==> flow/design.v <==
`timescale 1ns/100ps
module ALU (OPERAND1, OPERAND2, ALU_OP, ALU_RESULT, COMPARATOR);
    input [7:0] OPERAND1, OPERAND2;              
    input [2:0] ALU_OP;                          
    output reg [7:0] ALU_RESULT;                 
    output wire COMPARATOR;                      
    wire [7:0] TEMP_FWD, TEMP_ADD, TEMP_AND, TEMP_OR;  
    assign TEMP_FWD = OPERAND2;  
    assign TEMP_ADD = OPERAND1 + OPERAND2;  
    assign TEMP_AND = OPERAND1 & OPERAND2;  
    assign TEMP_OR =  OPERAND1 | OPERAND2;  
    always @ (*) 
    begin
        case (ALU_OP)
            3'b000: begin ALU_RESULT = TEMP_FWD; end
            3'b001: begin ALU_RESULT = TEMP_ADD; end
            3'b010: begin ALU_RESULT = TEMP_OR; end
            3'b011: begin ALU_RESULT = TEMP_AND; end
            default ALU_RESULT = 8'b0;
        endcase
    end
    assign COMPARATOR = ~(ALU_RESULT[0] | ALU_RESULT[1] | ALU_RESULT[2] | ALU_RESULT[3] | ALU_RESULT[4] | ALU_RESULT[5] |ALU_RESULT[6] | ALU_RESULT[7]);
endmodule
`timescale 1ns/100ps
module REG_file(REGWRITE, REGOUT1, REGOUT2, WRITEREG, READREG1, READREG2, WRITEENABLE, CLK, RESET);
input CLK, RESET, WRITEENABLE;                               
input [7:0] REGWRITE;                                        
input [2:0] WRITEREG, READREG1, READREG2;                    
output wire [7:0] REGOUT1, REGOUT2;                          
integer i;                                                   
reg [7:0] register_array [0:7];
always @ (posedge CLK) begin
    if(RESET) begin
        for(i=0; i<8; i=i+1) begin
            register_array[i] <= 8'd0;
        end
    end
    else if(WRITEENABLE) begin
        register_array[WRITEREG] <= REGWRITE;
    end
end   
assign REGOUT1 =  register_array[READREG1];
assign REGOUT2 =  register_array[READREG2];
endmodule
`timescale 1ns/100ps
module Control_unit(
    INSTRCT_ARRAY, newPC, PC, 
    IM_INPUT, PC_offset, 
    READREG1, READREG2, WRITEREG, ALU_OP, SHIFT_AMOUNT, 
    WRITEENABLE,  ImMUX_SELECT, InvtMUX_SELECT, jump_SELECT, BEQ_SELECT, BNE_SELECT, SELECT_32x1, 
    READENABLE_CACHE, WRITEENABLE_CACHE, CACHE_BUSYWAIT, RegFileInMUX_SEL, INSTRUCT_CACHE_BUSYWAIT, 
    CLK, RESET
);
input CLK, RESET, CACHE_BUSYWAIT, INSTRUCT_CACHE_BUSYWAIT;         
input [31:0] INSTRCT_ARRAY, newPC;                                 
output reg [31:0] PC;            
output reg [2:0]  ALU_OP;        
output reg [2:0] SELECT_32x1;    
output reg ImMUX_SELECT, InvtMUX_SELECT, jump_SELECT, BEQ_SELECT, BNE_SELECT, RegFileInMUX_SEL; 
output wire READENABLE_CACHE, WRITEENABLE_CACHE;   
output wire [2:0] READREG1, READREG2, WRITEREG, SHIFT_AMOUNT;
output wire  [7:0] IM_INPUT, PC_offset;   
output wire WRITEENABLE;                 
reg REG_WRITE, MEM_READ, MEM_WRITE;      
always @ (posedge CLK) begin
  if(RESET) begin
    PC <= 32'd0;
  end
  else if(!(CACHE_BUSYWAIT | INSTRUCT_CACHE_BUSYWAIT)) begin
    PC <= newPC;
  end
end
assign WRITEREG = INSTRCT_ARRAY[18:16];      
assign READREG1 = INSTRCT_ARRAY[10:8];       
assign READREG2 = INSTRCT_ARRAY[2:0];        
assign IM_INPUT = INSTRCT_ARRAY[7:0];        
assign PC_offset = INSTRCT_ARRAY[23:16];     
assign SHIFT_AMOUNT = INSTRCT_ARRAY[2:0];    
assign READENABLE_CACHE = MEM_READ & !INSTRUCT_CACHE_BUSYWAIT;
assign WRITEENABLE_CACHE = MEM_WRITE & !INSTRUCT_CACHE_BUSYWAIT;
assign WRITEENABLE = REG_WRITE & !(CACHE_BUSYWAIT | INSTRUCT_CACHE_BUSYWAIT);
always @ (*) begin
  ALU_OP = 3'b111;
  BNE_SELECT = 1'b0;
  BEQ_SELECT = 1'b0;
  jump_SELECT = 1'b0;
  InvtMUX_SELECT = 1'b0;
  ImMUX_SELECT = 1'b0;
  SELECT_32x1 = 3'b000;
  MEM_READ = 1'b0;
  MEM_WRITE = 1'b0;
  RegFileInMUX_SEL = 1'b0;
  REG_WRITE = 1'b0;
  case(INSTRCT_ARRAY[28:24])
    5'b00000: begin ALU_OP = 3'b000; REG_WRITE = 1'b1; end                                   
    5'b00001: begin ALU_OP = 3'b000; ImMUX_SELECT = 1'b1; REG_WRITE = 1'b1; end              
    5'b00010: begin ALU_OP = 3'b001; REG_WRITE = 1'b1; end                                   
    5'b00011: begin ALU_OP = 3'b001; InvtMUX_SELECT = 1'b1; REG_WRITE = 1'b1; end            
    5'b00100: begin ALU_OP = 3'b010; REG_WRITE = 1'b1; end                                   
    5'b00101: begin ALU_OP = 3'b011; REG_WRITE = 1'b1; end                                   
    5'b00110: begin jump_SELECT = 1'b1; end                                                  
    5'b00111: begin ALU_OP = 3'b001; BEQ_SELECT = 1'b1; InvtMUX_SELECT = 1'b1; end           
    5'b01000: begin ALU_OP = 3'b001; BNE_SELECT = 1'b1; InvtMUX_SELECT = 1'b1; end           
    5'b01001: begin SELECT_32x1 = 3'b001; REG_WRITE = 1'b1; end                              
    5'b01010: begin SELECT_32x1 = 3'b010; REG_WRITE = 1'b1; end                              
    5'b01011: begin SELECT_32x1 = 3'b011; REG_WRITE = 1'b1; end                              
    5'b01100: begin SELECT_32x1 = 3'b100; REG_WRITE = 1'b1; end                              
    5'b01101: begin ALU_OP = 3'b000; ImMUX_SELECT = 1'b1; MEM_READ = 1'b1; RegFileInMUX_SEL = 1'b1; REG_WRITE = 1'b1; end   
    5'b01110: begin ALU_OP = 3'b000; MEM_READ = 1'b1; RegFileInMUX_SEL = 1'b1; REG_WRITE = 1'b1; end                        
    5'b01111: begin ALU_OP = 3'b000; ImMUX_SELECT = 1'b1; MEM_WRITE = 1'b1; RegFileInMUX_SEL = 1'b1; end                    
    5'b10000: begin ALU_OP = 3'b000; MEM_WRITE = 1'b1; RegFileInMUX_SEL = 1'b1; end                                         
    default ;                                                                                
  endcase
end
endmodule
`timescale 1ns/100ps
module Inverter(INPUT, COMPLIMENT);
  input [7:0] INPUT;               
  output reg [7:0] COMPLIMENT;     
  always @ (*) begin
    COMPLIMENT = ~INPUT + 8'b00000001;
  end
endmodule
module Inverter_MUX(INPUT, INVRTD_INPUT, OUTPUT, InvtMUX_SELECT);
  input [7:0] INPUT, INVRTD_INPUT;         
  input InvtMUX_SELECT;                    
  output reg [7:0] OUTPUT;                 
  always @ (*) begin 
    if(InvtMUX_SELECT) begin OUTPUT = INVRTD_INPUT; end
    else begin OUTPUT = INPUT; end
  end
endmodule
module Immediate_MUX(IM_INPUT, INPUT, OUTPUT, ImMUX_SELECT);
  input [7:0] IM_INPUT, INPUT;           
  input ImMUX_SELECT;                    
  output reg [7:0] OUTPUT;               
  always @ (*) begin
    if(ImMUX_SELECT) begin OUTPUT = IM_INPUT; end
    else begin OUTPUT = INPUT; end
  end
endmodule
module PC_incrementer(PC, updatedPC);
  input [31:0] PC;
  output reg [31:0] updatedPC;    
  always @ (*) begin
    updatedPC = PC + 32'd4;
  end
endmodule
module PC_updater(updatedPC, PC_offset, offsettedPC);
  input [31:0] updatedPC;            
  input [7:0] PC_offset;             
  output reg [31:0] offsettedPC;     
  always @ (*) begin
    offsettedPC = updatedPC + {{24{PC_offset[7]}}, PC_offset, 2'b00};
  end
endmodule
module PC_MUX(updatedPC, offsettedPC, PC_SELECT, newPC);
  input [31:0] updatedPC, offsettedPC;         
  input PC_SELECT;                             
  output reg [31:0] newPC;                     
  always @ (*) begin
    if(PC_SELECT) begin
      newPC = offsettedPC;
    end
    else begin newPC = updatedPC; end
  end
endmodule
module SELECT_32x8_MUX(ALU_RESULT, LSL_SHIFTER_OUT, LSR_SHIFTER_OUT, ASR_SHIFTER_OUT, ROR_SHIFTER_OUT, SELECT_32x1, SELECT_32x1_MUXOUT);
  input [7:0] ALU_RESULT, LSL_SHIFTER_OUT, LSR_SHIFTER_OUT, ASR_SHIFTER_OUT, ROR_SHIFTER_OUT;    
  input [2:0] SELECT_32x1;                   
  output reg [7:0] SELECT_32x1_MUXOUT;       
  always @ (*) begin
    if(SELECT_32x1 == 3'b000) begin SELECT_32x1_MUXOUT = ALU_RESULT; end
    else if(SELECT_32x1 == 3'b001) begin SELECT_32x1_MUXOUT = LSL_SHIFTER_OUT; end
    else if(SELECT_32x1 == 3'b010) begin SELECT_32x1_MUXOUT = LSR_SHIFTER_OUT; end
    else if(SELECT_32x1 == 3'b011) begin SELECT_32x1_MUXOUT = ASR_SHIFTER_OUT; end
    else if(SELECT_32x1 == 3'b100) begin SELECT_32x1_MUXOUT = ROR_SHIFTER_OUT; end
    else begin SELECT_32x1_MUXOUT = ALU_RESULT; end
  end
endmodule
module REGIN_MUX(SELECT_32x1_MUXOUT, DataMem_READDATA, RegFileInMUX_SEL, REGWRITE_FINAL);
  input [7:0] SELECT_32x1_MUXOUT, DataMem_READDATA;    
  input RegFileInMUX_SEL;                              
  output reg [7:0] REGWRITE_FINAL;                     
  always @ (*) begin
    if(RegFileInMUX_SEL) begin
      REGWRITE_FINAL = DataMem_READDATA;
    end
    else begin
      REGWRITE_FINAL = SELECT_32x1_MUXOUT;
    end
  end
endmodule
`timescale 1ns/100ps
module MUX_2x1 (INPUT1, INPUT2, OUTPUT, SELECT );
    input INPUT1, INPUT2, SELECT;
    output wire OUTPUT;
    assign OUTPUT = (SELECT) ? INPUT1 : INPUT2;
endmodule
module barrelShifter_LSL( INPUT, SHIFTED_OUTPUT, SHIFT_AMOUNT);        
  input  [7:0] INPUT;                    
  output  [7:0] SHIFTED_OUTPUT;          
  input [2:0] SHIFT_AMOUNT;              
  wire [7:0] INTERIM_1,INTERIM_2;        
  MUX_2x1 MUX_C0R0 (1'b0,  INPUT[0], INTERIM_1[0], SHIFT_AMOUNT[0]); 
  MUX_2x1 MUX_C0R1 (INPUT[0], INPUT[1], INTERIM_1[1], SHIFT_AMOUNT[0]); 
  MUX_2x1 MUX_C0R2 (INPUT[1], INPUT[2], INTERIM_1[2], SHIFT_AMOUNT[0]); 
  MUX_2x1 MUX_C0R3 (INPUT[2], INPUT[3], INTERIM_1[3], SHIFT_AMOUNT[0]); 
  MUX_2x1 MUX_C0R4 (INPUT[3], INPUT[4], INTERIM_1[4], SHIFT_AMOUNT[0]); 
  MUX_2x1 MUX_C0R5 (INPUT[4], INPUT[5], INTERIM_1[5], SHIFT_AMOUNT[0]); 
  MUX_2x1 MUX_C0R6 (INPUT[5], INPUT[6], INTERIM_1[6], SHIFT_AMOUNT[0]); 
  MUX_2x1 MUX_C0R7 (INPUT[6], INPUT[7], INTERIM_1[7], SHIFT_AMOUNT[0]); 
  MUX_2x1 MUX_C1R0 (1'b0  , INTERIM_1[0], INTERIM_2[0], SHIFT_AMOUNT[1]); 
  MUX_2x1 MUX_C1R1 (1'b0  , INTERIM_1[1], INTERIM_2[1], SHIFT_AMOUNT[1]); 
  MUX_2x1 MUX_C1R2 (INTERIM_1[0], INTERIM_1[2], INTERIM_2[2], SHIFT_AMOUNT[1]); 
  MUX_2x1 MUX_C1R3 (INTERIM_1[1], INTERIM_1[3], INTERIM_2[3], SHIFT_AMOUNT[1]); 
  MUX_2x1 MUX_C1R4 (INTERIM_1[2], INTERIM_1[4], INTERIM_2[4], SHIFT_AMOUNT[1]); 
  MUX_2x1 MUX_C1R5 (INTERIM_1[3], INTERIM_1[5], INTERIM_2[5], SHIFT_AMOUNT[1]); 
  MUX_2x1 MUX_C1R6 (INTERIM_1[4], INTERIM_1[6], INTERIM_2[6], SHIFT_AMOUNT[1]); 
  MUX_2x1 MUX_C1R7 (INTERIM_1[5], INTERIM_1[7], INTERIM_2[7], SHIFT_AMOUNT[1]); 
  MUX_2x1 MUX_C2R0 (1'b0  , INTERIM_2[0], SHIFTED_OUTPUT[0], SHIFT_AMOUNT[2]); 
  MUX_2x1 MUX_C2R1 (1'b0  , INTERIM_2[1], SHIFTED_OUTPUT[1], SHIFT_AMOUNT[2]); 
  MUX_2x1 MUX_C2R2 (1'b0  , INTERIM_2[2], SHIFTED_OUTPUT[2], SHIFT_AMOUNT[2]); 
  MUX_2x1 MUX_C2R3 (1'b0  , INTERIM_2[3], SHIFTED_OUTPUT[3], SHIFT_AMOUNT[2]); 
  MUX_2x1 MUX_C2R4 (INTERIM_2[0], INTERIM_2[4], SHIFTED_OUTPUT[4], SHIFT_AMOUNT[2]); 
  MUX_2x1 MUX_C2R5 (INTERIM_2[1], INTERIM_2[5], SHIFTED_OUTPUT[5], SHIFT_AMOUNT[2]); 
  MUX_2x1 MUX_C2R6 (INTERIM_2[2], INTERIM_2[6], SHIFTED_OUTPUT[6], SHIFT_AMOUNT[2]); 
  MUX_2x1 MUX_C2R7 (INTERIM_2[3], INTERIM_2[7], SHIFTED_OUTPUT[7], SHIFT_AMOUNT[2]); 
endmodule
module barrelShifter_LSR( INPUT, SHIFTED_OUTPUT, SHIFT_AMOUNT);        
  input  [7:0] INPUT;                    
  output  [7:0] SHIFTED_OUTPUT;          
  input [2:0] SHIFT_AMOUNT;              
  wire [7:0] INTERIM_1,INTERIM_2;        
  MUX_2x1 MUX_C0R0 (1'b0,  INPUT[7], INTERIM_1[0], SHIFT_AMOUNT[0]); 
  MUX_2x1 MUX_C0R1 (INPUT[7], INPUT[6], INTERIM_1[1], SHIFT_AMOUNT[0]); 
  MUX_2x1 MUX_C0R2 (INPUT[6], INPUT[5], INTERIM_1[2], SHIFT_AMOUNT[0]); 
  MUX_2x1 MUX_C0R3 (INPUT[5], INPUT[4], INTERIM_1[3], SHIFT_AMOUNT[0]); 
  MUX_2x1 MUX_C0R4 (INPUT[4], INPUT[3], INTERIM_1[4], SHIFT_AMOUNT[0]); 
  MUX_2x1 MUX_C0R5 (INPUT[3], INPUT[2], INTERIM_1[5], SHIFT_AMOUNT[0]); 
  MUX_2x1 MUX_C0R6 (INPUT[2], INPUT[1], INTERIM_1[6], SHIFT_AMOUNT[0]); 
  MUX_2x1 MUX_C0R7 (INPUT[1], INPUT[0], INTERIM_1[7], SHIFT_AMOUNT[0]); 
  MUX_2x1 MUX_C1R0 (1'b0  , INTERIM_1[0], INTERIM_2[0], SHIFT_AMOUNT[1]); 
  MUX_2x1 MUX_C1R1 (1'b0  , INTERIM_1[1], INTERIM_2[1], SHIFT_AMOUNT[1]); 
  MUX_2x1 MUX_C1R2 (INTERIM_1[0], INTERIM_1[2], INTERIM_2[2], SHIFT_AMOUNT[1]); 
  MUX_2x1 MUX_C1R3 (INTERIM_1[1], INTERIM_1[3], INTERIM_2[3], SHIFT_AMOUNT[1]); 
  MUX_2x1 MUX_C1R4 (INTERIM_1[2], INTERIM_1[4], INTERIM_2[4], SHIFT_AMOUNT[1]); 
  MUX_2x1 MUX_C1R5 (INTERIM_1[3], INTERIM_1[5], INTERIM_2[5], SHIFT_AMOUNT[1]); 
  MUX_2x1 MUX_C1R6 (INTERIM_1[4], INTERIM_1[6], INTERIM_2[6], SHIFT_AMOUNT[1]); 
  MUX_2x1 MUX_C1R7 (INTERIM_1[5], INTERIM_1[7], INTERIM_2[7], SHIFT_AMOUNT[1]); 
  MUX_2x1 MUX_C2R0 (1'b0  , INTERIM_2[0], SHIFTED_OUTPUT[7], SHIFT_AMOUNT[2]); 
  MUX_2x1 MUX_C2R1 (1'b0  , INTERIM_2[1], SHIFTED_OUTPUT[6], SHIFT_AMOUNT[2]); 
  MUX_2x1 MUX_C2R2 (1'b0  , INTERIM_2[2], SHIFTED_OUTPUT[5], SHIFT_AMOUNT[2]); 
  MUX_2x1 MUX_C2R3 (1'b0  , INTERIM_2[3], SHIFTED_OUTPUT[4], SHIFT_AMOUNT[2]); 
  MUX_2x1 MUX_C2R4 (INTERIM_2[0], INTERIM_2[4], SHIFTED_OUTPUT[3], SHIFT_AMOUNT[2]); 
  MUX_2x1 MUX_C2R5 (INTERIM_2[1], INTERIM_2[5], SHIFTED_OUTPUT[2], SHIFT_AMOUNT[2]); 
  MUX_2x1 MUX_C2R6 (INTERIM_2[2], INTERIM_2[6], SHIFTED_OUTPUT[1], SHIFT_AMOUNT[2]); 
  MUX_2x1 MUX_C2R7 (INTERIM_2[3], INTERIM_2[7], SHIFTED_OUTPUT[0], SHIFT_AMOUNT[2]); 
endmodule
module barrelShifter_ASR( INPUT, SHIFTED_OUTPUT, SHIFT_AMOUNT);        
  input  [7:0] INPUT;                    
  output  [7:0] SHIFTED_OUTPUT;          
  input [2:0] SHIFT_AMOUNT;              
  wire [7:0] INTERIM_1,INTERIM_2;        
  MUX_2x1 MUX_C0R0 (INPUT[7],  INPUT[7], INTERIM_1[0], SHIFT_AMOUNT[0]); 
  MUX_2x1 MUX_C0R1 (INPUT[7], INPUT[6], INTERIM_1[1], SHIFT_AMOUNT[0]); 
  MUX_2x1 MUX_C0R2 (INPUT[6], INPUT[5], INTERIM_1[2], SHIFT_AMOUNT[0]); 
  MUX_2x1 MUX_C0R3 (INPUT[5], INPUT[4], INTERIM_1[3], SHIFT_AMOUNT[0]); 
  MUX_2x1 MUX_C0R4 (INPUT[4], INPUT[3], INTERIM_1[4], SHIFT_AMOUNT[0]); 
  MUX_2x1 MUX_C0R5 (INPUT[3], INPUT[2], INTERIM_1[5], SHIFT_AMOUNT[0]); 
  MUX_2x1 MUX_C0R6 (INPUT[2], INPUT[1], INTERIM_1[6], SHIFT_AMOUNT[0]); 
  MUX_2x1 MUX_C0R7 (INPUT[1], INPUT[0], INTERIM_1[7], SHIFT_AMOUNT[0]); 
  MUX_2x1 MUX_C1R0 (INPUT[7], INTERIM_1[0], INTERIM_2[0], SHIFT_AMOUNT[1]); 
  MUX_2x1 MUX_C1R1 (INPUT[7], INTERIM_1[1], INTERIM_2[1], SHIFT_AMOUNT[1]); 
  MUX_2x1 MUX_C1R2 (INTERIM_1[0], INTERIM_1[2], INTERIM_2[2], SHIFT_AMOUNT[1]); 
  MUX_2x1 MUX_C1R3 (INTERIM_1[1], INTERIM_1[3], INTERIM_2[3], SHIFT_AMOUNT[1]); 
  MUX_2x1 MUX_C1R4 (INTERIM_1[2], INTERIM_1[4], INTERIM_2[4], SHIFT_AMOUNT[1]); 
  MUX_2x1 MUX_C1R5 (INTERIM_1[3], INTERIM_1[5], INTERIM_2[5], SHIFT_AMOUNT[1]); 
  MUX_2x1 MUX_C1R6 (INTERIM_1[4], INTERIM_1[6], INTERIM_2[6], SHIFT_AMOUNT[1]); 
  MUX_2x1 MUX_C1R7 (INTERIM_1[5], INTERIM_1[7], INTERIM_2[7], SHIFT_AMOUNT[1]); 
  MUX_2x1 MUX_C2R0 (INPUT[7], INTERIM_2[0], SHIFTED_OUTPUT[7], SHIFT_AMOUNT[2]); 
  MUX_2x1 MUX_C2R1 (INPUT[7], INTERIM_2[1], SHIFTED_OUTPUT[6], SHIFT_AMOUNT[2]); 
  MUX_2x1 MUX_C2R2 (INPUT[7], INTERIM_2[2], SHIFTED_OUTPUT[5], SHIFT_AMOUNT[2]); 
  MUX_2x1 MUX_C2R3 (INPUT[7], INTERIM_2[3], SHIFTED_OUTPUT[4], SHIFT_AMOUNT[2]); 
  MUX_2x1 MUX_C2R4 (INTERIM_2[0], INTERIM_2[4], SHIFTED_OUTPUT[3], SHIFT_AMOUNT[2]); 
  MUX_2x1 MUX_C2R5 (INTERIM_2[1], INTERIM_2[5], SHIFTED_OUTPUT[2], SHIFT_AMOUNT[2]); 
  MUX_2x1 MUX_C2R6 (INTERIM_2[2], INTERIM_2[6], SHIFTED_OUTPUT[1], SHIFT_AMOUNT[2]); 
  MUX_2x1 MUX_C2R7 (INTERIM_2[3], INTERIM_2[7], SHIFTED_OUTPUT[0], SHIFT_AMOUNT[2]); 
endmodule
`timescale 1ns/100ps
module Rotate_Right(INPUT, SHIFTED_OUTPUT, SHIFT_AMOUNT);
    input [7:0] INPUT;                   
    input [2:0] SHIFT_AMOUNT;            
    output reg [7:0] SHIFTED_OUTPUT;     
    always @ (*) begin
      case(SHIFT_AMOUNT)
        3'b000: begin SHIFTED_OUTPUT = INPUT; end
        3'b001: begin SHIFTED_OUTPUT = {INPUT[0], INPUT[7:1]}; end
        3'b010: begin SHIFTED_OUTPUT = {INPUT[1:0], INPUT[7:2]}; end
        3'b011: begin SHIFTED_OUTPUT = {INPUT[2:0], INPUT[7:3]}; end
        3'b100: begin SHIFTED_OUTPUT = {INPUT[3:0], INPUT[7:4]}; end
        3'b101: begin SHIFTED_OUTPUT = {INPUT[4:0], INPUT[7:5]}; end
        3'b110: begin SHIFTED_OUTPUT = {INPUT[5:0], INPUT[7:6]}; end
        3'b111: begin SHIFTED_OUTPUT = {INPUT[6:0], INPUT[7]}; end
      endcase
    end
endmodule
`timescale 1ns/100ps
module CPU(PC, INSTRCT_ARRAY, CLK, RESET, READENABLE_CACHE, WRITEENABLE_CACHE, ALU_RESULT, REGOUT1, CACHE_READDATA, CACHE_BUSYWAIT, INSTRUCT_CACHE_BUSYWAIT,
           RET_VALID, RF_WE, RF_WADDR, RF_WDATA);
    input [31:0] INSTRCT_ARRAY;                                          
    input CLK, RESET, CACHE_BUSYWAIT, INSTRUCT_CACHE_BUSYWAIT;           
    input [7:0] CACHE_READDATA;                                          
    output [31:0] PC;                    
    output wire READENABLE_CACHE, WRITEENABLE_CACHE;   
    output wire [7:0] ALU_RESULT, REGOUT1;             
    output wire RET_VALID, RF_WE;
    output wire [2:0] RF_WADDR;
    output wire [7:0] RF_WDATA;
    wire [7:0]   REGOUT2, OPERAND1, OPERAND2,   REGWRITE_FINAL;    
    wire [7:0] SHIFT_LSL, SHIFT_LSR, SHIFT_ASR, SHIFT_ROR, LSL_SHIFTER_OUT, LSR_SHIFTER_OUT, ASR_SHIFTER_OUT, ROR_SHIFTER_OUT;
    wire [7:0] COMPLIMENT, Inverter_MUX_OUT, IM_INPUT, PC_offset;
    wire [7:0] SELECT_32x1_MUXOUT;       
    wire [2:0] READREG1, READREG2, WRITEREG, ALU_OP, SHIFT_AMOUNT;
    wire [2:0] SELECT_32x1;                
    wire WRITEENABLE, bneAND_OUT, InvtMUX_SELECT, ImMUX_SELECT, PC_SELECT, COMPARATOR, beqAND_OUT, jump_SELECT, BEQ_SELECT, BNE_SELECT;
    wire RegFileInMUX_SEL;          
    wire [31:0] updatedPC, offsettedPC, newPC;     
    assign SHIFT_LSL = REGOUT1;   
    assign SHIFT_LSR = REGOUT1;   
    assign SHIFT_ASR = REGOUT1;   
    assign  SHIFT_ROR = REGOUT1;     
    PC_incrementer myPC_Incrementer(PC, updatedPC);
    PC_updater myPC_updater(updatedPC, PC_offset, offsettedPC);
    PC_MUX myPC_MUX(updatedPC, offsettedPC, PC_SELECT, newPC);
    Control_unit myControl_unit(
        INSTRCT_ARRAY, newPC, PC, 
        IM_INPUT, PC_offset, 
        READREG1, READREG2, WRITEREG, ALU_OP, SHIFT_AMOUNT, 
        WRITEENABLE,  ImMUX_SELECT, InvtMUX_SELECT, jump_SELECT, BEQ_SELECT, BNE_SELECT, SELECT_32x1, 
        READENABLE_CACHE, WRITEENABLE_CACHE, CACHE_BUSYWAIT, RegFileInMUX_SEL, INSTRUCT_CACHE_BUSYWAIT, 
        CLK, RESET );
    REG_file myREG_file(REGWRITE_FINAL, REGOUT1, REGOUT2, WRITEREG, READREG1, READREG2, WRITEENABLE, CLK, RESET);
    Inverter myInverter(REGOUT2, COMPLIMENT);
    Inverter_MUX myInverter_MUX(REGOUT2, COMPLIMENT, Inverter_MUX_OUT, InvtMUX_SELECT);
    Immediate_MUX myImmediate_MUX(IM_INPUT, Inverter_MUX_OUT, OPERAND2, ImMUX_SELECT); 
    barrelShifter_LSL myBarrelShifter_LSL(SHIFT_LSL, LSL_SHIFTER_OUT, SHIFT_AMOUNT);
    barrelShifter_LSR myBarrelShifter_LSR(SHIFT_LSR, LSR_SHIFTER_OUT, SHIFT_AMOUNT);
    barrelShifter_ASR myBarrelShifter_ASR(SHIFT_ASR, ASR_SHIFTER_OUT, SHIFT_AMOUNT);
    Rotate_Right myRotate_Right(SHIFT_ROR, ROR_SHIFTER_OUT, SHIFT_AMOUNT);
    ALU myALU(REGOUT1, OPERAND2, ALU_OP, ALU_RESULT, COMPARATOR);
    SELECT_32x8_MUX mySELECT_32x8_MUX(ALU_RESULT, LSL_SHIFTER_OUT, LSR_SHIFTER_OUT, ASR_SHIFTER_OUT, ROR_SHIFTER_OUT, SELECT_32x1, SELECT_32x1_MUXOUT);
    REGIN_MUX myREGIN_MUX(SELECT_32x1_MUXOUT, CACHE_READDATA, RegFileInMUX_SEL, REGWRITE_FINAL);
    and myAND_BEQ(beqAND_OUT, COMPARATOR, BEQ_SELECT);
    and myAND_BNE(bneAND_OUT, ~COMPARATOR, BNE_SELECT); 
    or myOR(PC_SELECT, beqAND_OUT, bneAND_OUT, jump_SELECT);
    assign RET_VALID = !(CACHE_BUSYWAIT | INSTRUCT_CACHE_BUSYWAIT);
    assign RF_WE = WRITEENABLE;
    assign RF_WADDR = WRITEREG;
    assign RF_WDATA = REGWRITE_FINAL;
endmodule
`timescale 1ns/100ps
module Cache_Controller(ADDRESS, CACHE_WRITEDATA, MEM_READDATA, MEM_BUSYWAIT, READENABLE_CACHE, WRITEENABLE_CACHE,
                        MEM_ADDRESS, MEM_WRITEDATA, READENABLE_MEM, WRITEENABLE_MEM, CACHE_BUSYWAIT, CACHE_READDATA,
                        CLK, RESET);
    input CLK, RESET;
    input READENABLE_CACHE, WRITEENABLE_CACHE, MEM_BUSYWAIT;
    input [7:0] CACHE_WRITEDATA, ADDRESS;
    input [31:0] MEM_READDATA;
    output wire CACHE_BUSYWAIT ; 
    output reg READENABLE_MEM, WRITEENABLE_MEM;
    output reg [7:0] CACHE_READDATA;
    output reg [31:0] MEM_WRITEDATA;
    output reg [5:0] MEM_ADDRESS;
    wire Cache_HIT;                      
    reg [31:0] Cache_table [7:0];        
    reg [2:0] Tag_array [7:0];           
    reg [7:0] ValidBit_array;            
    reg [7:0] DirtyBit_array;            
    wire [2:0] TAG;
    wire VALID, DIRTY;
    assign TAG = Tag_array[ADDRESS[4:2]];             
    assign VALID = ValidBit_array[ADDRESS[4:2]];      
    assign DIRTY = DirtyBit_array[ADDRESS[4:2]];      
    assign Cache_HIT = (TAG == ADDRESS[7:5] && VALID) ? 1'b1 : 1'b0;
    assign CACHE_BUSYWAIT = (READENABLE_CACHE || WRITEENABLE_CACHE) && !Cache_HIT;
    always @ (*) begin
        case(ADDRESS[1:0])
            2'b00: begin CACHE_READDATA = Cache_table[ADDRESS[4:2]][7:0]; end
            2'b01: begin CACHE_READDATA = Cache_table[ADDRESS[4:2]][15:8]; end
            2'b10: begin CACHE_READDATA = Cache_table[ADDRESS[4:2]][23:16]; end
            default: begin CACHE_READDATA = Cache_table[ADDRESS[4:2]][31:24]; end
        endcase
    end  
    parameter IDLE = 2'b00, MEM_READ = 2'b01, MEM_WRITEBACK = 2'b10;
    reg [1:0] state, next_state;
    always @ (*)
    begin
        case (state)
            IDLE:
                if((READENABLE_CACHE || WRITEENABLE_CACHE) && !DIRTY && !Cache_HIT)  
                    next_state = MEM_READ;
                else if((READENABLE_CACHE || WRITEENABLE_CACHE) && DIRTY && !Cache_HIT)
                    next_state = MEM_WRITEBACK;
                else
                    next_state = IDLE;
            MEM_READ:
                if (!MEM_BUSYWAIT)
                    next_state = IDLE;
                else  
                    next_state = MEM_READ;
            MEM_WRITEBACK:
                if(!MEM_BUSYWAIT)
                    next_state = MEM_READ;
                else
                    next_state = MEM_WRITEBACK;
            default:
                next_state = IDLE;
        endcase
    end
    always @ (*)
    begin
        case(state)
            MEM_READ: 
            begin
                READENABLE_MEM = 1'b1;                       
                WRITEENABLE_MEM = 1'b0;                      
                MEM_ADDRESS = ADDRESS[7:2];                  
                MEM_WRITEDATA = 32'd0;
            end
            MEM_WRITEBACK:
            begin
                READENABLE_MEM = 1'b0;                       
                WRITEENABLE_MEM = 1'b1;                      
                MEM_ADDRESS = {TAG, ADDRESS[4:2]};           
                MEM_WRITEDATA = Cache_table[ADDRESS[4:2]];   
            end
            default:
            begin
                READENABLE_MEM = 1'b0;                       
                WRITEENABLE_MEM = 1'b0;                      
                MEM_ADDRESS = 6'd0;
                MEM_WRITEDATA = 32'd0;
            end
        endcase
    end
    always @(posedge CLK)
    begin
        if(RESET) begin
            state <= IDLE;
            ValidBit_array <= 8'd0;
            DirtyBit_array <= 8'd0;
        end
        else begin
            state <= next_state;
            if(state == IDLE && Cache_HIT && WRITEENABLE_CACHE)
                DirtyBit_array[ADDRESS[4:2]] <= 1'b1;
            if(state == MEM_READ && !MEM_BUSYWAIT) begin
                DirtyBit_array[ADDRESS[4:2]] <= 1'b0;
                ValidBit_array[ADDRESS[4:2]] <= 1'b1;
            end
        end
    end
    always @(posedge CLK)
    begin
        if(!RESET) begin
            if(state == IDLE && Cache_HIT && WRITEENABLE_CACHE) begin
                case(ADDRESS[1:0])
                    2'b11: begin Cache_table[ADDRESS[4:2]][31:24] <= CACHE_WRITEDATA; end
                    2'b10: begin Cache_table[ADDRESS[4:2]][23:16] <= CACHE_WRITEDATA; end
                    2'b01: begin Cache_table[ADDRESS[4:2]][15:8] <= CACHE_WRITEDATA; end
                    default: begin Cache_table[ADDRESS[4:2]][7:0] <= CACHE_WRITEDATA; end
                endcase
            end
            if(state == MEM_READ && !MEM_BUSYWAIT) begin
                Cache_table[ADDRESS[4:2]] <= MEM_READDATA;
                Tag_array[ADDRESS[4:2]] <= ADDRESS[7:5];
            end
        end
    end
endmodule
`timescale 1ns/100ps
module Instruct_Cache_Controller(INSTRUCT_ADDRESS, INSTRUCT_MEM_BUSYWAIT, INSTRUCT_MEM_READDATA, INSTRUCT_CACHE_BUSYWAIT, INSTRUCT_MEM_READENABLE, INSTRUCTION, INSTRUCT_MEM_ADDRESS, CLK, RESET);
    input CLK, RESET;
    input INSTRUCT_MEM_BUSYWAIT; 
    input [9:0] INSTRUCT_ADDRESS;
    input [127:0] INSTRUCT_MEM_READDATA;
    output wire INSTRUCT_CACHE_BUSYWAIT;
    output reg INSTRUCT_MEM_READENABLE;
    output reg [31:0] INSTRUCTION;
    output reg [5:0] INSTRUCT_MEM_ADDRESS;
    wire Cache_HIT;                     
    reg [127:0] Cache_table [7:0];        
    reg [2:0] Tag_array [7:0];           
    reg [7:0] ValidBit_array;            
    wire [2:0] TAG;
    wire VALID;
    assign TAG = Tag_array[INSTRUCT_ADDRESS[6:4]];             
    assign VALID = ValidBit_array[INSTRUCT_ADDRESS[6:4]];      
    assign Cache_HIT = (TAG == INSTRUCT_ADDRESS[9:7] && VALID) ? 1'b1 : 1'b0;
    assign INSTRUCT_CACHE_BUSYWAIT = !Cache_HIT;
    always @ (*) begin
        case(INSTRUCT_ADDRESS[3:2])
            2'b00: begin INSTRUCTION = Cache_table[INSTRUCT_ADDRESS[6:4]][31:0]; end
            2'b01: begin INSTRUCTION = Cache_table[INSTRUCT_ADDRESS[6:4]][63:32]; end
            2'b10: begin INSTRUCTION = Cache_table[INSTRUCT_ADDRESS[6:4]][95:64]; end
            default: begin INSTRUCTION = Cache_table[INSTRUCT_ADDRESS[6:4]][127:96]; end
        endcase
    end  
    always @ (posedge CLK) begin
        if(RESET) begin
            ValidBit_array <= 8'd0;
            INSTRUCT_MEM_READENABLE <= 1'b0;
            INSTRUCT_MEM_ADDRESS <= 6'd0;
        end
        else if(INSTRUCT_MEM_READENABLE) begin
            if(!INSTRUCT_MEM_BUSYWAIT) begin
                ValidBit_array[INSTRUCT_ADDRESS[6:4]] <= 1'b1;                   
                INSTRUCT_MEM_READENABLE <= 1'b0;                                 
            end
        end
        else if(!Cache_HIT) begin
            INSTRUCT_MEM_READENABLE <= 1'b1;
            INSTRUCT_MEM_ADDRESS <= INSTRUCT_ADDRESS[9:4];
        end
    end
    always @ (posedge CLK) begin
        if(!RESET && INSTRUCT_MEM_READENABLE && !INSTRUCT_MEM_BUSYWAIT) begin
            Cache_table[INSTRUCT_ADDRESS[6:4]] <= INSTRUCT_MEM_READDATA;    
            Tag_array[INSTRUCT_ADDRESS[6:4]] <= INSTRUCT_ADDRESS[9:7];      
        end
    end
endmodule
`timescale 1ns/100ps
module cpu_system(
    input          clk,
    input          reset,
    output         imem_read,
    output [5:0]   imem_addr,
    input  [127:0] imem_rdata,
    input          imem_busywait,
    output         dmem_read,
    output         dmem_write,
    output [5:0]   dmem_addr,
    output [31:0]  dmem_wdata,
    input  [31:0]  dmem_rdata,
    input          dmem_busywait,
    output         ret_valid,
    output [31:0]  ret_pc,
    output         ret_rf_we,
    output [2:0]   ret_rf_waddr,
    output [7:0]   ret_rf_wdata
);
    wire [31:0] PC, INSTRUCTION;
    wire [7:0] ALU_RESULT, REGOUT1, CACHE_READDATA;
    wire READENABLE_CACHE, WRITEENABLE_CACHE, CACHE_BUSYWAIT, INSTRUCT_CACHE_BUSYWAIT;
    CPU myCPU(PC, INSTRUCTION, clk, reset, READENABLE_CACHE, WRITEENABLE_CACHE, ALU_RESULT, REGOUT1, CACHE_READDATA, CACHE_BUSYWAIT, INSTRUCT_CACHE_BUSYWAIT,
              ret_valid, ret_rf_we, ret_rf_waddr, ret_rf_wdata);
    Instruct_Cache_Controller myInstruct_Cache_Controller(PC[9:0], imem_busywait, imem_rdata, INSTRUCT_CACHE_BUSYWAIT, imem_read, INSTRUCTION, imem_addr, clk, reset);
    Cache_Controller myCache_Controller(ALU_RESULT, REGOUT1, dmem_rdata, dmem_busywait, READENABLE_CACHE, WRITEENABLE_CACHE,
                                        dmem_addr, dmem_wdata, dmem_read, dmem_write, CACHE_BUSYWAIT, CACHE_READDATA,
                                        clk, reset);
    assign ret_pc = PC;
endmodule
--- tool output ---
==> Step by step through the tools: cpu_system <==
Tool output for the design above before and after an edit, in the order of the flow.
Lines under "orig" count in the file above, lines under "edited" in the edited file.
"delta": "edited" minus "orig" as printed here.
Cell names lack the library's common part.
{ "inputs": {"top": "cpu_system", "clk_port": "clk", "library": "sky130hd", "lib_corner": "tt_025C_1v80"} }

==> Edit of the RTL <==
Unified diff, file above to edited file.
This change comes from a script, not from a designer. The edited design behaves differently; no optimisation was intended.
begin of diff
@@ -142,5 +142,5 @@
 module PC_incrementer(PC, updatedPC);
   input [31:0] PC;
-  output reg [31:0] updatedPC;    
+  output reg [15:0] updatedPC;    
   always @ (*) begin
     updatedPC = PC + 32'd4;
end of diff

==> Word-level counts <==
Counts by Yosys on the flattened word-level netlist (proc, flatten, opt, wreduce; memories kept). Print and check cells are left out.
Memory sizes are those after Yosys's memory passes, which may raise the word count (mostly to a power of two), join words into wider ones and drop unused or constant bits.
{ "word_totals": {"columns": ["item", "orig", "edited", "delta"], "rows": [
  ["inputBits", 164, 164, 0],
  ["n_memories", 6, 6, 0],
  ["rom_bits", 480, 480, 0],
  ["mem_bits_rw", 1392, 1392, 0],
  ["output_inout_bits", 92, 92, 0],
  ["register_bits", 65, 65, 0],
  ["wordCells", 250, 250, 0]
]} }
{ "op_classes": {"columns": ["item", "orig", "edited", "delta"], "rows": [
  ["shift", 6, 6, 0],
  ["equal", 23, 23, 0],
  ["n_addsub", 6, 6, 0],
  ["n_reduce_logical", 29, 29, 0],
  ["n_mux", 137, 137, 0],
  ["bitwise", 36, 36, 0]
]} }
{ "ops": {"columns": ["operator", "orig", "edited", "delta"], "rows": [
  ["32-bit by 3-bit adder with 32-bit output (second input constant)", 1, 0, -1],
  ["32-bit adder", 1, 0, -1],
  ["16-bit by 3-bit adder with 16-bit output (second input constant)", 0, 1, 1],
  ["16-bit by 32-bit adder with 32-bit output", 0, 1, 1],
  ["1-bit two-way mux", 82, 82, 0],
  ["8-bit two-way mux", 17, 17, 0],
  ["32-bit two-way mux", 16, 16, 0],
  ["1-bit OR", 14, 14, 0],
  ["1-bit logical AND", 12, 12, 0],
  ["3-bit two-way mux", 12, 12, 0],
  ["1-bit logical NOT", 7, 7, 0],
  ["3-bit by 2-bit equality test with 1-bit output (second input constant)", 6, 6, 0],
  ["1-bit bitwise AND", 5, 5, 0],
  ["8-bit bitwise AND", 5, 5, 0],
  ["3-bit equality test (second input constant)", 5, 5, 0],
  ["8-bit OR", 5, 5, 0],
  ["2-bit equality test (second input constant)", 4, 4, 0],
  ["1-bit NOT", 4, 4, 0],
  ["2-bit by 1-bit equality test with 1-bit output (second input constant)", 3, 3, 0],
  ["3-bit by 1-bit equality test with 1-bit output (second input constant)", 3, 3, 0],
  ["2-bit logical NOT", 3, 3, 0],
  ["3-bit logical NOT", 3, 3, 0],
  ["2-bit two-way mux", 3, 3, 0],
  ["8-bit NOT", 3, 3, 0],
  ["1-bit by 4-bit variable shift with 8-bit output (first input constant)", 3, 3, 0],
  ["8-bit by 3-bit indexed select with 1-bit output", 3, 3, 0],
  ["3-bit equality test", 2, 2, 0],
  ["3-bit negation with 4-bit output", 2, 2, 0]
]} }
Not every row of either side is listed.

==> Depth <==
Longest topological path by Yosys (ltp), each cell counted once; first at word level (registers and memories cut), then after technology mapping (sequential cells cut; the memories' decode and read muxes count).
{ "depth": {"columns": ["item", "orig", "edited", "delta"], "rows": [
  ["word_depth", 20, 20, 0],
  ["ABC_AREA", "0", "0", null],
  ["depth_mapped", 37, 39, 2]
]} }

==> After synthesis <==
Source: synth_stat.txt of the flow (Yosys; design flattened, memories mapped). It holds for the ABC_AREA given above (unset counts as 0); a run with the other value may have another netlist.
{ "types": {"columns": ["type", "orig", "edited", "delta"], "rows": [
  ["nand2_1", 449, 277, -172],
  ["nor2_1", 175, 219, 44],
  ["nor4_1", 60, 20, -40],
  ["mux2i_1", 193, 166, -27],
  ["nor3_1", 56, 32, -24],
  ["a211oi_1", 47, 26, -21],
  ["a21o_1", 16, 37, 21],
  ["nand4_1", 18, 36, 18],
  ["inv_1", 57, 74, 17],
  ["a21oi_1", 125, 109, -16],
  ["buf_2", 52, 67, 15],
  ["xnor2_1", 44, 29, -15],
  ["ha_1", 64, 50, -14],
  ["a31oi_1", 19, 33, 14],
  ["clkbuf_1", 75, 88, 13],
  ["o21ai_0", 63, 76, 13],
  ["buf_1", 25, 12, -13],
  ["a222oi_1", 22, 9, -13]
]} }
Not every row of either side is listed.
{ "synth_totals": {"columns": ["item", "orig", "edited", "delta"], "rows": [
  ["yosys_area_mm2", 0.0536452, 0.0526968, -0.0009484],
  ["buf_cells", 200, 205, 5],
  ["ff_cells", 1203, 1203, 0],
  ["mapped_cells", 3587, 3409, -178]
]} }
By module: a second synthesis without flattening, with its own total; a netlist apart from the flattened one above.
{ "unflattened": {"columns": ["item", "orig", "edited", "delta"], "rows": [
  ["hier_cells", 4307, 4276, -31],
  ["hier_area_mm2", 0.0646708, 0.0643054, -0.0003654]
]} }
Rows give one instance, submodules left out.
{ "by_module_orig": {"columns": ["mod", "cells", "n_inst", "area_mm2"], "rows": [
  ["Instruct_Cache_Controller", 2281, 1, 0.040415],
  ["Cache_Controller", 826, 1, 0.0126972],
  ["REG_file", 222, 1, 0.0035259],
  ["Control_unit", 217, 1, 0.0016603],
  ["PC_updater", 218, 1, 0.001564],
  ["MUX_2x1", 1, 72, 0.000015],
  ["ALU", 117, 1, 0.0008621],
  ["PC_incrementer", 88, 1, 0.0006206],
  ["SELECT_32x8_MUX", 94, 1, 0.0006193],
  ["PC_MUX", 36, 1, 0.0005443],
  ["Rotate_Right", 86, 1, 0.000523],
  ["Inverter", 18, 1, 0.0001376],
  ["Immediate_MUX", 9, 1, 0.0001314],
  ["Inverter_MUX", 9, 1, 0.0001314]
]} }
orig: Further modules, not shown: 6.
{ "by_module_edited": {"columns": ["mod", "cells", "n_inst", "area_mm2"], "rows": [
  ["Instruct_Cache_Controller", 2281, 1, 0.040415],
  ["Cache_Controller", 845, 1, 0.0126747],
  ["REG_file", 222, 1, 0.0035259],
  ["Control_unit", 217, 1, 0.0016603],
  ["PC_updater", 218, 1, 0.001564],
  ["MUX_2x1", 1, 72, 0.000015],
  ["ALU", 117, 1, 0.0008621],
  ["SELECT_32x8_MUX", 94, 1, 0.0006193],
  ["PC_MUX", 36, 1, 0.0005443],
  ["Rotate_Right", 86, 1, 0.000523],
  ["PC_incrementer", 37, 1, 0.000274],
  ["Inverter", 18, 1, 0.0001376],
  ["Immediate_MUX", 9, 1, 0.0001314],
  ["Inverter_MUX", 9, 1, 0.0001314]
]} }
edited: Further modules, not shown: 6.

==> Worst setup path after synthesis <==
OpenSTA on the mapped netlist: ideal clock, no wires. The path of least setup slack (recovery checks aside). Input and output delay are each 20% of the period. Register names are those of the netlist, which keeps one name where synthesis merged equal registers.
{ "synth_timing": {"columns": ["item", "orig", "edited", "delta"], "rows": [
  ["kind", "input port to flip-flop", "input port to flip-flop", null],
  ["from", "input port reset", "input port reset", null],
  ["to", "memory myInstruct_Cache_Controller.Cache_table[1][0]", "memory myInstruct_Cache_Controller.Cache_table[1][0]", null],
  ["input_delay_ns", 2.000, 2.000, 0.000],
  ["path_delay_ns", 7.831, 7.796, -0.035],
  ["t_arrival_ns", 9.153, 9.118, -0.035],
  ["path_slack_ns", 0.170, 0.203, 0.033],
  ["clock_period_ns", 10.0, 10.0, 0.0],
  ["setup_ns", 0.678, 0.678, 0.000],
  ["required_time_ns", 9.322, 9.322, 0.000],
  ["stages", 4, 4, 0],
  ["launch_ns", 2.000, 2.000, 0.000],
  ["synth_period_reached_ns", 9.83, 9.797, -0.033]
]} }
"path_delay_ns" is the arrival time less input delay plus setup time.
"stages" counts driving pins, that of a launching flip-flop among them; a cell with two outputs on the path counts twice.
"synth_period_reached_ns" is the clock period less the worst setup slack; recovery checks do not enter. This is arithmetic on one report: input and output delays are still those of the set period (20% each).
The rows between start and end are the longest chain of elaborated cells between them; the timing report does not say that the signal goes this way. Where chains are equally long, one stands for them.
Each line given opens the expression or statement behind the cell; cells for indexed reads and writes are added by Yosys, which also makes memories of some case tables.
orig: Only ways into the end's enable, where the timed path ends, are counted here.
{ "synth_between_orig": {"cell_sequence": "clkbuf_1 -> nor2_1 -> nand2_1 -> nor3_1", "elab_chain_cells": 4, "cone_cells": 5} }
{ "synth_rtl_orig": {"columns": ["item", "line", "source"], "rows": [
  ["from (decl)", 537, "input          reset,"],
  ["1-bit logical NOT", 528, "if(!RESET && INSTRUCT_MEM_READENABLE && !INSTRUCT_MEM_BUSYWAIT) begin"],
  ["1-bit logical AND (2 in a row)", 528, null],
  ["3-bit two-way mux", 528, null],
  ["to (decl)", 493, "reg [127:0] Cache_table [7:0];"]
]} }
edited: Only ways into the end's enable, where the timed path ends, are counted here.
{ "synth_between_edited": {"cell_sequence": "buf_2 -> nor2_1 -> nand2_1 -> nor3_1", "elab_chain_cells": 4, "cone_cells": 5} }
{ "synth_rtl_edited": {"columns": ["item", "line", "source"], "rows": [
  ["from (decl)", 537, "input          reset,"],
  ["1-bit logical NOT", 528, "if(!RESET && INSTRUCT_MEM_READENABLE && !INSTRUCT_MEM_BUSYWAIT) begin"],
  ["1-bit logical AND (2 in a row)", 528, null],
  ["3-bit two-way mux", 528, null],
  ["to (decl)", 493, "reg [127:0] Cache_table [7:0];"]
]} }

==> Timing after layout <==
Path of least setup slack in the final report of the runs of pair 1 (OpenROAD, finished layout, wires in). Where an end is a register, its clock arrival counts in the times.
{ "layout_timing": {"columns": ["item", "orig", "edited", "delta"], "rows": [
  ["kind", "flip-flop to output port", "flip-flop to output port", null],
  ["from", "register (no name shown)", "register (no name shown)", null],
  ["to", "output port ret_rf_wdata[1]", "output port ret_rf_wdata[4]", null],
  ["required_time_ns", 7.78, 7.78, 0.00],
  ["stages", 29, 30, 1],
  ["path_slack_ns", 0.24, 0.11, -0.13],
  ["clock_period_ns", 9.72, 9.72, 0.00],
  ["launch_ns", 0.75, 0.76, 0.01],
  ["t_arrival_ns", 7.54, 7.67, 0.13]
]} }
{ "layout_between_orig": {"cell_sequence": "dfxtp_4 -> buf_12 -> buf_12 -> mux4_2 -> a22oi_2 -> nand3_2 -> nor3b_1 -> a311oi_1 -> mux4_2 -> ha_4 -> or2_4 -> o21a_1 -> o221ai_2 -> inv_2 -> ha_1 -> xnor2_1 -> mux2i_1 -> o22ai_1 -> a21o_2 -> inv_2 -> buf_12 -> mux2i_1 -> mux2i_1 -> a211oi_1 -> a311oi_1 -> o21ai_1 -> a21o_1 -> inv_1 -> dlygate4sd2_1"} }
{ "layout_rtl_orig": {"columns": ["item", "line", "source"], "rows": [
  ["to (decl)", 552, "output [7:0]   ret_rf_wdata"]
]} }
orig: Chain of elaborated cells between the ends: none given.
{ "layout_between_edited": {"cell_sequence": "dfxtp_4 -> buf_12 -> buf_4 -> mux4_2 -> mux2_2 -> a222oi_1 -> a21oi_4 -> mux4_2 -> mux2i_4 -> inv_2 -> ha_2 -> inv_1 -> fa_1 -> o21ai_1 -> a21o_1 -> xnor2_1 -> nor2_1 -> a21oi_2 -> o22a_1 -> nand2_4 -> buf_12 -> buf_8 -> mux2_2 -> a221oi_4 -> o221a_2 -> o21ai_1 -> o211ai_1 -> buf_4 -> inv_1 -> clkdlybuf4s50_1"} }
{ "layout_rtl_edited": {"columns": ["item", "line", "source"], "rows": [
  ["to (decl)", 552, "output [7:0]   ret_rf_wdata"]
]} }
edited: Chain of elaborated cells between the ends: none given.

==> Layout results <==
Both versions went through the flow (Yosys, OpenROAD) with the same settings in each pair. Constraints: input delay and output delay 20% of the set period each, output load 0.01 pF.
{ "flow_settings_pair_1": {"CORE_UTILIZATION": 40, "period_ns": 9.72, "CAP_MARGIN": 20, "CORE_MARGIN": 2, "SLEW_MARGIN": 20} }
{ "results_pair_1": {"columns": ["item", "orig", "edited", "delta"], "rows": [
  ["yosys_chip_area_mm2", 0.0536452, 0.0526968, -0.0009484],
  ["dieArea_mm2", 0.137059, 0.13466, -0.002399],
  ["timing.setup.ws_ns", 0.235, 0.106, -0.129],
  ["timing.hold.ws_ns", 0.467, 0.462, -0.005],
  ["design_power_uw", 12291, 11956, -335],
  ["stdcell_area_mm2", 0.0645732, 0.0634546, -0.0011186]
]} }
{ "flow_settings_pair_2": {"CAP_MARGIN": 5, "CELL_PAD_IN_SITES_DETAIL_PLACEMENT": 0, "CORE_UTILIZATION": 52, "CTS_CLUSTER_DIAMETER": 377, "MAX_ROUTING_LAYER": "met4", "MIN_ROUTING_LAYER": "met1", "PLACE_DENSITY": 0.77, "SETUP_SLACK_MARGIN": 1.25, "TNS_END_PERCENT": 20, "period_ns": 14.3, "CORE_MARGIN": 2, "SLEW_MARGIN": 20} }
{ "results_pair_2": {"columns": ["item", "orig", "edited", "delta"], "rows": [
  ["yosys_chip_area_mm2", 0.0536452, 0.0526968, -0.0009484],
  ["dieArea_mm2", 0.105749, 0.103903, -0.001846],
  ["timing.setup.ws_ns", 1.489, 1.427, -0.062],
  ["timing.hold.ws_ns", 0.465, 0.468, 0.003],
  ["design_power_uw", 7842, 7752, -90],
  ["stdcell_area_mm2", 0.0612512, 0.0604705, -0.0007807]
]} }
"design_power_uw": no workload was simulated; the value follows from the tool's default switching activity.
--- end ---
